==> flow/design.v <==
module sensor_if(input sens_active,reset,clk,output passed);
reg [255-1:0] shift_reg;
reg compleated,uninterupted;
  always @(posedge clk) begin
  if(~reset && sens_active && ~uninterupted)begin
      shift_reg <= {shift_reg[255-2:0], sens_active};
      if(shift_reg[255-1])begin
        uninterupted = 1;
        shift_reg <= 0;
      end
    end  
    if(~reset && uninterupted && ~sens_active)begin
      shift_reg <= {shift_reg[255-2:0], ~sens_active};
    end if(uninterupted && shift_reg[255-1] && ~sens_active) begin
      compleated = 1;
    end
    if(reset) begin
      shift_reg <= 0;
      compleated = 0;
      uninterupted = 0;
    end
  end
  assign passed = compleated;
endmodule
Appendix: tool output

---- From RTL to reports: sensor_if ----
Each step is given for the RTL above and for the edited RTL.
"before" refers to lines of the RTL above, "after" to lines of the edited file.
"change" is "after" less "before", of the values as shown.
Cell names lack the library's common part.
Not given: n/a
set-up
  design top .............................. sensor_if
  clock port .............................. clk
  cell library ............................ sky130hd
  timing corner ........................... tt_025C_1v80

---- The edit ----
The edit as a unified diff against the file above.
A script made this edit. It changes what the design does and was not meant as an optimisation.
begin of diff
@@ -21,4 +21,6 @@
     end
   end
-  assign passed = compleated;
+  reg passed_reg;
+  always @(posedge clk) passed_reg <= compleated;
+  assign passed = passed_reg;
 endmodule
end of diff

---- After elaboration ----
Yosys after proc, flatten, opt, wreduce and memory -nomap, before mapping. Memory bits, and registers merged into a memory's read port (data or address), are not among the register bits. Print and check cells are not counted. Equal cells are merged and count once.
word-level totals
  element                before  after  change
  bits in registers      257     258    +1
  input bits             3       3      0
  output and inout bits  1       1      0
  elaborated cells       18      19     +1
operators by class
  element               before  after  change
  mux-type cells        5       5      0
  bitwise operators     3       3      0
  reduce/logical cells  7       7      0
operators by type and width
  operator            before  after  change
  logical AND 1 bit   6       6      0
  2-to-1 mux 255 bit  3       3      0
  NOT 1 bit           3       3      0
  2-to-1 mux 1 bit    2       2      0
  nonzero test 2 bit  1       1      0

---- Depth ----
Depth = most cells in a row (Yosys ltp): at word level without a register or memory, in the mapped netlist without a sequential cell, where the memories' decode and read muxes count.
logic depth
  element                       before  after  change
  depth in word-level cells     7       7      0
  ABC_AREA                      0       0      n/a
  mapped depth                  6       6      0
  depth with buffers taken out  3       3      0

---- Mapped cells and area ----
The flow's flattened synthesis, as Yosys stat reports it; memories are mapped. The netlist is that of the ABC_AREA named above (0 if unset); the other value can give another one.
mapped netlist
  element                            before  after   change
  mapped cells                       1143    1144    +1
  cell area after synthesis (sq um)  9295.2  9315.2  +20.0
  area of sequential cells (sq um)   5144.9  5165.0  +20.1
  flip-flop cells                    257     258     +1
  buffers                            113     113     0
cell types
  cell type  before  after  change
  dfxtp_1    257     258    +1
  a21oi_1    256     256    0
  nand2_1    255     255    0
  o21ai_0    154     154    0
  o21ai_1    100     100    0
  clkbuf_1   45      45     0
  buf_2      41      41     0
  clkbuf_2   13      13     0
  buf_6      12      12     0
  nor2_1     3       3      0
  buf_4      2       2      0
  a211oi_1   1       1      0
  and2b_1    1       1      0
  inv_1      1       1      0
  nor3b_2    1       1      0
  xnor2_1    1       1      0

---- Worst setup path after synthesis ----
Source: OpenSTA report_checks on the synthesized netlist (no wires, ideal clock, input and output delay 20% of the period each), path of least setup slack; recovery checks are left aside. Register names are those of the netlist, which keeps one name where synthesis merged equal registers.
timing path after synthesis
  element                              before                   after                    change
  path kind                            input to register        input to register        n/a
  start point                          input port reset         input port reset         n/a
  end point                            register shift_reg[202]  register shift_reg[202]  n/a
  period (ns)                          5.0                      5.0                      0.0
  external input delay (ns)            1.000                    1.000                    0.000
  setup time (ns)                      0.132                    0.132                    0.000
  time at the first pin (ns)           1.000                    1.000                    0.000
  arrival (ns)                         1.761                    1.761                    0.000
  required time (ns)                   4.868                    4.868                    0.000
  slack (ns)                           3.107                    3.107                    0.000
  path delay (ns)                      0.893                    0.893                    0.000
  driving pins on the path             4                        4                        0
  path buffers                         3                        3                        0
  period reached after synthesis (ns)  1.893                    1.893                    0.000
"path delay" = arrival - input delay + setup time.
"driving pins on the path" counts driving pins, that of a launching flip-flop among them; a cell with two outputs on the path counts twice.
"period reached after synthesis" = period - worst setup slack (recovery checks aside). The figure is calculated, with input and output delays left at 20% of the set period.
Between the ends stands the longest chain of elaborated cells between them, by number of cells; it is not shown to be the way that was timed. Of several equally long chains one is given.
A line is the first line of the expression or statement that the cell stems from. Yosys adds cells for indexed reads and writes and turns some case tables into memories.
A register here has more assigning lines than the two given.
on the way, after synthesis, before
  path through ............................ clkbuf_1 -> clkbuf_1 -> clkbuf_1 -> a21oi_1
  cells in the longest elaborated chain ... 7
  elaborated cells on any way between the ends .. 9
  classes of those cells .................. 3 x mux; 1 x logic; 5 x reduce/logical
RTL lines, path after synthesis, before
  element                         RTL line  RTL
  start: declaration              1         module sensor_if(input sens_active,reset,clk,output passed);
  NOT 1 bit                       5         if(~reset && sens_active && ~uninterupted)begin
  logical AND 1 bit (2 in a row)  5
  2-to-1 mux 1 bit                5
  logical AND 1 bit (2 in a row)  12        if(~reset && uninterupted && ~sens_active)begin
  2-to-1 mux 255 bit              12
  end: assignment                 6         shift_reg <= {shift_reg[255-2:0], sens_active};
  end: assignment                 13        shift_reg <= {shift_reg[255-2:0], ~sens_active};
  end: declaration                2         reg [255-1:0] shift_reg;
on the way, after synthesis, after
  path through ............................ clkbuf_1 -> clkbuf_1 -> clkbuf_1 -> a21oi_1
  cells in the longest elaborated chain ... 7
  elaborated cells on any way between the ends .. 9
  classes of those cells .................. 3 x mux; 1 x logic; 5 x reduce/logical
RTL lines, path after synthesis, after
  element                         RTL line  RTL
  start: declaration              1         module sensor_if(input sens_active,reset,clk,output passed);
  NOT 1 bit                       5         if(~reset && sens_active && ~uninterupted)begin
  logical AND 1 bit (2 in a row)  5
  2-to-1 mux 1 bit                5
  logical AND 1 bit (2 in a row)  12        if(~reset && uninterupted && ~sens_active)begin
  2-to-1 mux 255 bit              12
  end: assignment                 6         shift_reg <= {shift_reg[255-2:0], sens_active};
  end: assignment                 13        shift_reg <= {shift_reg[255-2:0], ~sens_active};
  end: declaration                2         reg [255-1:0] shift_reg;

---- Timing after layout ----
Path of least setup slack in the final report of each run of set A (OpenROAD, finished layout, wires in). Where an end is a register, its clock arrival counts in the times.
timing path after layout
  element                     before                   after                    change
  path kind                   input to register        input to register        n/a
  start point                 input port sens_active   input port sens_active   n/a
  end point                   register shift_reg[199]  register shift_reg[199]  n/a
  period (ns)                 5.0                      5.0                      0.0
  external input delay (ns)   1.00                     1.00                     0.00
  setup time (ns)             0.07                     0.08                     +0.01
  time at the first pin (ns)  1.00                     1.00                     0.00
  arrival (ns)                2.96                     3.07                     +0.11
  required time (ns)          5.45                     5.43                     -0.02
  slack (ns)                  2.48                     2.36                     -0.12
  driving pins on the path    6                        5                        -1
  path buffers                3                        2                        -1
Between the ends stands the longest chain of elaborated cells between them, by number of cells; it is not shown to be the way that was timed. Of several equally long chains one is given.
A register here has more assigning lines than the two given.
on the way, after layout, before
  path through ............................ clkdlybuf4s50_1 -> nor3b_4 -> buf_6 -> buf_12 -> o21ai_0 -> a21oi_1
  cells in the longest elaborated chain ... 6
  elaborated cells on any way between the ends .. 9
  classes of those cells .................. 3 x mux; 1 x logic; 5 x reduce/logical
RTL lines, path after layout, before
  element                         RTL line  RTL
  start: declaration              1         module sensor_if(input sens_active,reset,clk,output passed);
  logical AND 1 bit (2 in a row)  5         if(~reset && sens_active && ~uninterupted)begin
  2-to-1 mux 1 bit                5
  logical AND 1 bit (2 in a row)  12        if(~reset && uninterupted && ~sens_active)begin
  2-to-1 mux 255 bit              12
  end: assignment                 6         shift_reg <= {shift_reg[255-2:0], sens_active};
  end: assignment                 13        shift_reg <= {shift_reg[255-2:0], ~sens_active};
  end: declaration                2         reg [255-1:0] shift_reg;
on the way, after layout, after
  path through ............................ clkdlybuf4s50_1 -> and2b_4 -> buf_12 -> o21ai_0 -> a21oi_1
  cells in the longest elaborated chain ... 6
  elaborated cells on any way between the ends .. 9
  classes of those cells .................. 3 x mux; 1 x logic; 5 x reduce/logical
RTL lines, path after layout, after
  element                         RTL line  RTL
  start: declaration              1         module sensor_if(input sens_active,reset,clk,output passed);
  logical AND 1 bit (2 in a row)  5         if(~reset && sens_active && ~uninterupted)begin
  2-to-1 mux 1 bit                5
  logical AND 1 bit (2 in a row)  12        if(~reset && uninterupted && ~sens_active)begin
  2-to-1 mux 255 bit              12
  end: assignment                 6         shift_reg <= {shift_reg[255-2:0], sens_active};
  end: assignment                 13        shift_reg <= {shift_reg[255-2:0], ~sens_active};
  end: declaration                2         reg [255-1:0] shift_reg;

---- Layout results ----
Both versions went through the flow (Yosys, OpenROAD) with the same settings in each pair. Constraints: input delay and output delay 20% of the set period each, output load 0.01 pF.
flow settings, set A
  CORE_UTILIZATION ........................ 40
  period_ns ............................... 5.0
  CAP_MARGIN .............................. 20
  CORE_MARGIN ............................. 2
  SLEW_MARGIN ............................. 20
measured results, set A
  element                                  before   after    change
  netlist area reported by Yosys (sq um)   9295.2   9315.2   +20.0
  die footprint (sq um)                    24473.5  24525.1  +51.6
  standard-cell area after layout (sq um)  10174.8  10151.0  -23.8
  utilization of the finished layout (%)   44.8     44.6     -0.2
  worst slack on setup checks (ns)         2.484    2.359    -0.125
  summed negative setup slack (ns)         0.000    0.000    0.000
  reached clock period (ns)                2.516    2.641    +0.125
flow settings, set B
  CAP_MARGIN .............................. 25
  CELL_PAD_IN_SITES_DETAIL_PLACEMENT ...... 0
  CORE_MARGIN ............................. 9
  CORE_UTILIZATION ........................ 37
  CTS_CLUSTER_SIZE ........................ 82
  PLACE_DENSITY_LB_ADDON .................. 0.12
  SETUP_SLACK_MARGIN ...................... 0.68
  period_ns ............................... 2.33
  SLEW_MARGIN ............................. 20
measured results, set B
  element                                  before   after    change
  netlist area reported by Yosys (sq um)   9295.2   9315.2   +20.0
  die footprint (sq um)                    31152.2  31212.3  +60.1
  standard-cell area after layout (sq um)  10475.0  10687.8  +212.8
  utilization of the finished layout (%)   42.7     43.6     +0.9
  worst slack on setup checks (ns)         0.779    0.771    -0.008
  summed negative setup slack (ns)         0.000    0.000    0.000
  reached clock period (ns)                1.551    1.559    +0.008
"reached clock period" = clock period - worst setup slack. The figure is calculated, with input and output delays left at 20% of the set period.
